==> flow/design.v <==
module p_datapath
	(clk, counter, data_ina, data_inb, data_rdy,key_ina, key_inb, cipher_out);
input clk, data_ina, data_inb;
input [1:0] data_rdy;
input [7:0] counter;
input [63:0] key_ina, key_inb;	
output [127:0] cipher_out;
wire [63:0] Xout_a, Xout_b, Yout_a, Yout_b;
data_share2 share_a(.clk(clk), .data_rdy(data_rdy), .counter(counter[0]), .data_in(data_ina), 
						 .key_in(key_ina), .X_out(Xout_a), .Y_out(Yout_a), .Y_in(Yout_b));				 
data_share2 share_b(.clk(clk), .data_rdy(data_rdy), .counter(counter[0]), .data_in(data_inb), 
						 .key_in(key_inb), .X_out(Xout_b), .Y_out(Yout_b), .Y_in(Yout_a));
wire [127:0] res1, res2;
reg sel1, sel2;
always @(*) begin
	if (134 <= counter) begin
		sel1 <= 1;
		sel2 <= 1;
	end
	else begin		
		sel1 <= 0;
		sel2 <= 0;
	end
end
quick_mux_128 SHARE_A_OUT_MUX_128( .in1({Xout_a, Yout_a}), .in2(128'd0), .out(res1), .sel(sel1) );
quick_mux_128 SHARE_B_OUT_MUX_128( .in1({Xout_b, Yout_b}), .in2(128'd0), .out(res2), .sel(sel2) );
assign cipher_out = res1 ^ res2;
endmodule  
module data_share2(clk, data_rdy, counter, data_in,key_in, X_out, Y_out, Y_in);
input clk, counter, data_in;
input [63:0] key_in;
input [1:0] data_rdy;	
input [63:0] Y_in;
output [63:0] X_out, Y_out;
reg [63:0] X, Y;
wire [63:0] XL1_1, XL2_1, XL8_1;
assign XL1_1 = {X[62:0], X[63]}; 
assign XL2_1 = {X[61:0], X[63:62]}; 
assign XL8_1 = {X[55:0], X[63:56]}; 
wire [63:0] YL1_1, YL8_2;
assign YL1_1 = {Y[62:0], Y[63]}; 
assign YL8_2 = {Y_in[55:0], Y_in[63:56]}; 
wire [63:0] sout1, sout2;
sub1 s1(Y, XL2_1, XL8_1, XL1_1, sout1);
sub1 s2(X, key_in, YL1_1, YL8_2, sout2);
always@(posedge clk)
begin
   if(data_rdy ==1) begin
		{X, Y} <= {data_in, X, Y[63:1]};
	end
	else if(data_rdy ==3) begin			
		if (counter == 1'b0) begin							
			X <= sout1 ;
			Y <= X;
		end
		else begin
			X <= sout2;
		end
	end
end
assign X_out = X;
assign Y_out = Y;
endmodule
module sub1(i1, i2, i3, i4, o1);
input [63:0] i1, i2, i3, i4;
output [63:0] o1;
wire [63:0] andout;
and4 a1(i3[3:0], i4[3:0], andout[3:0]);
and4 a2(i3[7:4], i4[7:4], andout[7:4]);
and4 a3(i3[11:8], i4[11:8], andout[11:8]);
and4 a4(i3[15:12], i4[15:12], andout[15:12]);
and4 a5(i3[19:16], i4[19:16], andout[19:16]);
and4 a6(i3[23:20], i4[23:20], andout[23:20]);
and4 a7(i3[27:24], i4[27:24], andout[27:24]);
and4 a8(i3[31:28], i4[31:28], andout[31:28]);
and4 a9(i3[35:32], i4[35:32], andout[35:32]);
and4 a10(i3[39:36], i4[39:36], andout[39:36]);
and4 a11(i3[43:40], i4[43:40], andout[43:40]);
and4 a12(i3[47:44], i4[47:44], andout[47:44]);
and4 a13(i3[51:48], i4[51:48], andout[51:48]);
and4 a14(i3[55:52], i4[55:52], andout[55:52]);
and4 a15(i3[59:56], i4[59:56], andout[59:56]);
and4 a16(i3[63:60], i4[63:60], andout[63:60]);
assign o1 = i1 ^ i2 ^ andout;
endmodule
module and4(a1, a2, andout);
input [3:0] a1,a2;
output [3:0] andout;
assign andout = a1 & a2;
endmodule
module quick_mux_128(in1, in2, out, sel);
input [127:0] in1,in2;
input sel;
output [127:0] out;
assign out = sel?(in1):in2;
endmodule	
`timescale 1ns / 1ps
module p_keysch10(clk, counter, data_in, data_rdy, key_out);
input clk, data_in;
input [1:0] data_rdy;
input [7:0] counter;
output [63:0] key_out;
reg [63:0] KX, KY;
localparam [0:67] Z = 68'b10101111011100000011010010011000101000010001111110010110110011101011;
localparam [63:0] c = 64'hfffffffffffffffc;
always@(posedge clk)
begin
	if(data_rdy == 2) begin
		{KX, KY} <= {data_in, KX, KY[63:1]};
	end
	else if(data_rdy == 3) begin
		if(counter[0] == 1'b1) begin
			KX <= c ^ Z[counter[7:1]] ^ KY ^ {KX[2:0],KX[63:3]} ^ {KX[3:0],KX[63:4]};
			KY <= KX;
		end
	end
end
assign key_out = KY ;
endmodule
`timescale 1ns / 1ps
module p_keysch11(clk, counter, data_in, data_rdy, key_out);
input clk, data_in;
input [1:0] data_rdy;
input [7:0] counter;
output [63:0] key_out;
reg [63:0] KX, KY;
always@(posedge clk)
begin
	if(data_rdy ==2) begin
		{KX, KY} <= {data_in, KX, KY[63:1]};
	end
	else if(data_rdy ==3) begin
		if(counter[0] == 1'b1) begin
			KX <= KY ^ {KX[2:0],KX[63:3]} ^ {KX[3:0],KX[63:4]};
			KY <= KX;
		end
	end
end
assign key_out = KY ;
endmodule
`timescale 1ns / 1ps
module simon2share(clk, data_ina, data_inb, data_rdy, cipher_out, Done);
input clk;
input data_ina, data_inb;
input [1:0] data_rdy;
output [127:0] cipher_out;
output reg Done;
reg [7:0] counter;
wire [63:0] keya, keyb;
always@(posedge clk)
begin
	if(data_rdy==0) begin
		counter <= 0;
	end
	else if(data_rdy ==3) begin			
		counter <= counter + 1;
	end
end
always @(posedge clk) begin
	if(data_rdy == 3 && (counter == 135))
		Done <= 1;			
	else
		Done <= 0;
end
p_datapath mydatapath(.clk(clk), .counter(counter), 
							 .data_ina(data_ina), .data_inb(data_inb),
							 .data_rdy(data_rdy), 
							 .key_ina(keya), .key_inb(keyb), 
							 .cipher_out(cipher_out));
p_keysch10 mykeysch_a(.clk(clk), .counter(counter), 
							 .data_in(data_ina), .data_rdy(data_rdy), .key_out(keya));
p_keysch11 mykeysch_b(.clk(clk), .counter(counter), 
							 .data_in(data_inb), .data_rdy(data_rdy), .key_out(keyb));						 
endmodule
---- From RTL to reports: simon2share ----
The steps from the RTL of simon2share to its reports follow in flow order.
Line numbers count from 1 in the design file above.
Operators carry their Yosys type and port widths (W data, S select, Z words).
Library cell names are shortened.
The mark - stands for no value.
set-up
  design top .............................. simon2share
  clock ................................... clk
  cell library ............................ sky130hd
  timing corner ........................... tt_025C_1v80

---- Word level ----
Source: Yosys, flattened and elaborated, memories not mapped. Widths are those after wreduce. Registers that Yosys merges into a memory's read port (data or address) are not register bits. Print and check cells do not count. Equal cells are merged and count once.
operators by class
  bitwise logic cells ..................... 78
  add/subtract/negate cells ............... 2
  shifts and indexed selects .............. 1
  equal/unequal tests ..................... 5
  reductions and logical operators ........ 7
  magnitude comparators ................... 1
  mux-type cells .......................... 28
operators by type and width
  kind                        count
  $mux W64                    24
  $xor A64 B64 Y64            13
  $and A4 B4 Y4               64
  $mux W128                   2
  $xor A128 B128 Y128         1
  $shiftx A68 B32 Y1 const A  1
  $sub A7 B7 Y8 const A       1
  $add A8 B1 Y8 const B       1
  $le A8 B8 Y1 const A        1
  $eq A8 B8 Y1 const B        1
  $reduce_bool A2 Y1          3
  $eq A2 B2 Y1 const B        2
  $reduce_and A2 Y1           2
  $eq A2 B1 Y1 const B        1
  $ne A2 B1 Y1 const B        1
  $logic_not A2 Y1            1
  $mux W1                     2
  $logic_and A1 B1 Y1         1
storage and ports
  cells after elaboration ................. 132
  register bits ........................... 521
  bits of input ports ..................... 5
  output and inout port bits .............. 129

---- Logic depth ----
Yosys ltp: most cells in a row. Word level: on the elaborated netlist, between registers, memories and ports. Mapped: between sequential cells and ports; inverters and the memories' decode and read muxes count.
depth
  word-level depth ........................ 8
  ABC_AREA ................................ 0
  gate-level depth with buffers ........... 11
  mapped depth without buffers ............ 7

---- After synthesis ----
Yosys stat after the flow's synthesis: flattened, memories mapped to cells. It holds for the ABC_AREA given above (unset counts as 0); a run with the other value may have another netlist.
The area totals of this step are shown rounded.
mapped netlist
  mapped area ............................. 32,700 µm²
  mapped flip-flops ....................... 521
  mapped cells ............................ 3,439
  area of sequential cells ................ 15,600 µm²
cells by type
  cell      count  area in all (µm²)
  edfxtp_1  512    1.54E+04
  xnor2_1   708    6.2E+03
  nand2_1   843    3.16E+03
  xor2_1    196    1.72E+03
  mux2_2    128    1.44E+03
  nor2_1    326    1.22E+03
  o21ai_0   199    995.955
  a21oi_1   191    955.917
  clkbuf_1  250    938.4
  dfxtp_1   9      180.173
  buf_2     19     95.091
  ha_1      4      50.048
  buf_1     9      33.782
  nand3_1   5      25.024
  a32o_1    2      20.019
  mux2i_1   2      20.019
  nor2b_1   3      18.768
  a311oi_1  2      17.517
Not listed: further types 22, cells in them 31.
By module: a second synthesis without flattening, with its own total; a netlist apart from the flattened one above.
second synthesis, totals
  cell total of the unflattened synthesis .. 2,656
  area total of the unflattened synthesis .. 39,300 µm²
Rows give one instance, submodules left out.
by module
  module         seq. area (µm²)  instances  cells  area (µm²)
  data_share2    3,840            2          344    6,350
  p_keysch11     3,840            1          337    7,390
  p_keysch10     3,840            1          650    6,690
  sub1           0.0              4          64     1,520
  quick_mux_128  0.0              2          142    1,620
  and4           0.0              64         4      25.0
  p_datapath     0.0              1          132    1,150
  simon2share    180              1          53     462

---- Worst setup path after synthesis ----
Path of least setup slack by OpenSTA after synthesis, without wires, with an ideal clock, recovery checks aside; 20% of the period is set as input and as output delay. Where synthesis merged equal registers, the netlist keeps one of their names.
timing post-synthesis
  path type ............................... input-to-reg
  start ................................... in data_rdy[1]
  end ..................................... reg mykeysch_a.KX[0]
  stages on the path ...................... 2
  setup time .............................. 1.262 ns
  arrival ................................. 19.706 ns
  input delay ............................. 1.000 ns
  clock period ............................ 5.0 ns
  setup slack ............................. -15.968 ns
  delay of the path ....................... 19.968 ns
  time at the first pin ................... 1.000 ns
  period reached after synthesis .......... 20.968 ns
"delay of the path" = arrival - input delay + setup time.
"stages on the path": output pins that drive a net of the path, with the launching flip-flop's if there is one; two outputs of one cell count as two.
"period reached after synthesis" = period - worst setup slack (recovery checks aside). The figure is calculated, with input and output delays left at 20% of the set period.
Between the ends stands the longest chain of elaborated cells between them, by number of cells; it is not shown to be the way that was timed. Of several equally long chains one is given.
Each line given opens the expression or statement behind the cell; cells for indexed reads and writes are added by Yosys, which also makes memories of some case tables.
Only ways into the end's enable, where the timed path ends, are counted here.
between the ends, post-synthesis
  cells stage by stage .................... clkbuf_1 > a21boi_0
  length of the longest elaborated chain .. 3
  elaborated cells between the ends (all ways) .. 5
  classes of those cells .................. eq/ne: 2; reduce/logical: 3
ends and longest elaborated chain, post-synthesis
  element             RTL line  RTL
  start, declared     145       input [1:0] data_rdy;
  $eq A2 B2 Y1        111       else if(data_rdy == 3) begin
  $reduce_bool A2 Y1  -
  $reduce_and A2 Y1   -
  end, assigned       113       KX <= c ^ Z[counter[7:1]] ^ KY ^ {KX[2:0],KX[63:3]} ^ {KX[3:0],KX[63:4]};
  end, declared       103       reg [63:0] KX, KY;

---- Timing after layout ----
From the final timing report of flow run A: the path of least setup slack in the routed layout; clock arrival at registers is part of the times.
timing after layout
  path type ............................... reg-to-output
  start ................................... reg counter[0]
  end ..................................... out cipher_out[36]
  clock period ............................ 4.28 ns
  stages on the path ...................... 15
  time at the first pin ................... 0.60 ns
  setup slack ............................. 0.60 ns
  external output delay ................... 0.86 ns
  arrival ................................. 2.82 ns
Between the ends stands the longest chain of elaborated cells between them, by number of cells; it is not shown to be the way that was timed. Of several equally long chains one is given.
between the ends, after layout
  cells stage by stage .................... dfxtp_2 > clkbuf_16 > clkbuf_16 > clkbuf_16 > inv_8 > ha_4 > o21ai_4 > nand2_2 > nand2_4 > clkbuf_16 > buf_16 > clkbuf_16 > buf_8 > nor2_4 > buf_2
  length of the longest elaborated chain .. 4
  elaborated cells between the ends (all ways) .. 5
  source lines of those cells ............. 3
  classes of those cells .................. compare: 1; mux: 3; logic: 1
ends and longest elaborated chain, after layout
  element              RTL line  RTL
  start, declared      148       reg [7:0] counter;
  start, assigned      153       counter <= 0;
  start, assigned      156       counter <= counter + 1;
  $le A8 B8 Y1         16        if (134 <= counter) begin
  $mux W1              16
  $mux W128            95        assign out = sel?(in1):in2;
  $xor A128 B128 Y128  27        assign cipher_out = res1 ^ res2;
  end, declared        146       output [127:0] cipher_out;

Subject: flow runs of simon2share

Hi,

Measured data: module simon2share, platform sky130hd, 5 stored runs of the flow under differing settings, order arbitrary. Input and output delays are each 20% of the period that was set; the output load is 0.01 pF.
"period achieved" is the run's clock period less its worst setup slack. It is reckoned from that one timing run; input and output delays stay at 20% of the period that was set.
"critical path time" means the part of the period allowed to the worst setup path (the constraints hold back 20% at inputs and 20% at outputs) less its slack; where the path has registers, the arrival times of their clocks count too.
"total power of the final layout" rests on the timing tool's default activity at the inputs, not on a simulated workload.
The measured numbers are rounded.

---- flow run A ----
settings
  ABC_AREA = 0
  CELL_PAD_IN_SITES_GLOBAL_PLACEMENT = 3
  CORE_ASPECT_RATIO = 1.0
  CORE_UTILIZATION = 47
  CTS_CLUSTER_SIZE = 61
  GPL_ROUTABILITY_DRIVEN = 0
  GPL_TIMING_DRIVEN = 0
  MIN_ROUTING_LAYER = met1
  PLACE_DENSITY = 0.55
  SETUP_SLACK_MARGIN = 1.12
  TNS_END_PERCENT = 55
  period_ns = 4.28
  CAP_MARGIN = 20
  CORE_MARGIN = 2
  SLEW_MARGIN = 20
results
  standard-cell area of the final layout .. 39,000 µm²
  total power of the final layout ......... 25,400 uW
  period achieved ......................... 3.679 ns
  worst-case hold slack ................... 0.603 ns
  post-route setup TNS .................... 0.000 ns
  critical path time ...................... 2.82 ns
  class of the worst setup path ........... reg-to-output
  lowest setup slack ...................... 0.601 ns
  mapped cell area after synthesis ........ 32,700 µm²
  final design utilization ................ 56.7%
  overall die area ........................ 71,700 µm²

---- flow run B ----
settings
  CORE_UTILIZATION = 40
  PLACE_DENSITY = 0.6
  SETUP_SLACK_MARGIN = 0.75
  period_ns = 4.5
  CAP_MARGIN = 20
  CORE_MARGIN = 2
  SLEW_MARGIN = 20
results
  standard-cell area of the final layout .. 36,900 µm²
  total power of the final layout ......... 23,000 uW
  period achieved ......................... 3.637 ns
  worst-case hold slack ................... 0.573 ns
  post-route setup TNS .................... 0.000 ns
  critical path time ...................... 2.74 ns
  class of the worst setup path ........... reg-to-output
  lowest setup slack ...................... 0.863 ns
  mapped cell area after synthesis ........ 32,700 µm²
  final design utilization ................ 45.8%
  overall die area ........................ 84,100 µm²

---- flow run C ----
settings
  ABC_AREA = 1
  CAP_MARGIN = 35
  CELL_PAD_IN_SITES_DETAIL_PLACEMENT = 1
  CELL_PAD_IN_SITES_GLOBAL_PLACEMENT = 0
  CORE_ASPECT_RATIO = 1.79
  CORE_UTILIZATION = 28
  CTS_CLUSTER_DIAMETER = 323
  CTS_CLUSTER_SIZE = 47
  GPL_ROUTABILITY_DRIVEN = 0
  GPL_TIMING_DRIVEN = 0
  HOLD_SLACK_MARGIN = 0.09
  MAX_ROUTING_LAYER = met5
  PLACE_DENSITY_LB_ADDON = 0.07
  SETUP_SLACK_MARGIN = 0.33
  SLEW_MARGIN = 5
  period_ns = 5.48
  CORE_MARGIN = 2
results
  standard-cell area of the final layout .. 37,600 µm²
  total power of the final layout ......... 15,100 uW
  period achieved ......................... 4.583 ns
  worst-case hold slack ................... 0.537 ns
  post-route setup TNS .................... 0.000 ns
  critical path time ...................... 3.49 ns
  class of the worst setup path ........... reg-to-output
  lowest setup slack ...................... 0.897 ns
  mapped cell area after synthesis ........ 33,500 µm²
  final design utilization ................ 31.7%
  overall die area ........................ 122,000 µm²

---- flow run D ----
settings
  CORE_ASPECT_RATIO = 0.53
  CORE_UTILIZATION = 38
  GPL_TIMING_DRIVEN = 1
  MIN_ROUTING_LAYER = met2
  PLACE_DENSITY_LB_ADDON = 0.1
  SETUP_SLACK_MARGIN = 1.31
  period_ns = 4.47
  CAP_MARGIN = 20
  CORE_MARGIN = 2
  SLEW_MARGIN = 20
results
  standard-cell area of the final layout .. 38,000 µm²
  total power of the final layout ......... 24,000 uW
  period achieved ......................... 3.413 ns
  worst-case hold slack ................... 0.604 ns
  post-route setup TNS .................... 0.000 ns
  critical path time ...................... 2.52 ns
  class of the worst setup path ........... reg-to-output
  lowest setup slack ...................... 1.06 ns
  mapped cell area after synthesis ........ 32,700 µm²
  final design utilization ................ 44.5%
  overall die area ........................ 88,500 µm²

---- flow run E ----
settings
  ABC_AREA = 1
  CAP_MARGIN = 15
  CELL_PAD_IN_SITES_DETAIL_PLACEMENT = 1
  CELL_PAD_IN_SITES_GLOBAL_PLACEMENT = 0
  CORE_ASPECT_RATIO = 1.79
  CORE_UTILIZATION = 28
  CTS_CLUSTER_DIAMETER = 323
  CTS_CLUSTER_SIZE = 47
  GPL_ROUTABILITY_DRIVEN = 0
  GPL_TIMING_DRIVEN = 0
  MAX_ROUTING_LAYER = met4
  PLACE_DENSITY_LB_ADDON = 0.07
  SETUP_SLACK_MARGIN = 0.33
  SLEW_MARGIN = 5
  period_ns = 3.88
  CORE_MARGIN = 2
results
  standard-cell area of the final layout .. 38,100 µm²
  total power of the final layout ......... 21,200 uW
  period achieved ......................... 3.560 ns
  worst-case hold slack ................... 0.467 ns
  post-route setup TNS .................... 0.000 ns
  critical path time ...................... 2.78 ns
  class of the worst setup path ........... reg-to-output
  lowest setup slack ...................... 0.320 ns
  mapped cell area after synthesis ........ 33,500 µm²
  final design utilization ................ 32.1%
  overall die area ........................ 122,000 µm²

Regards
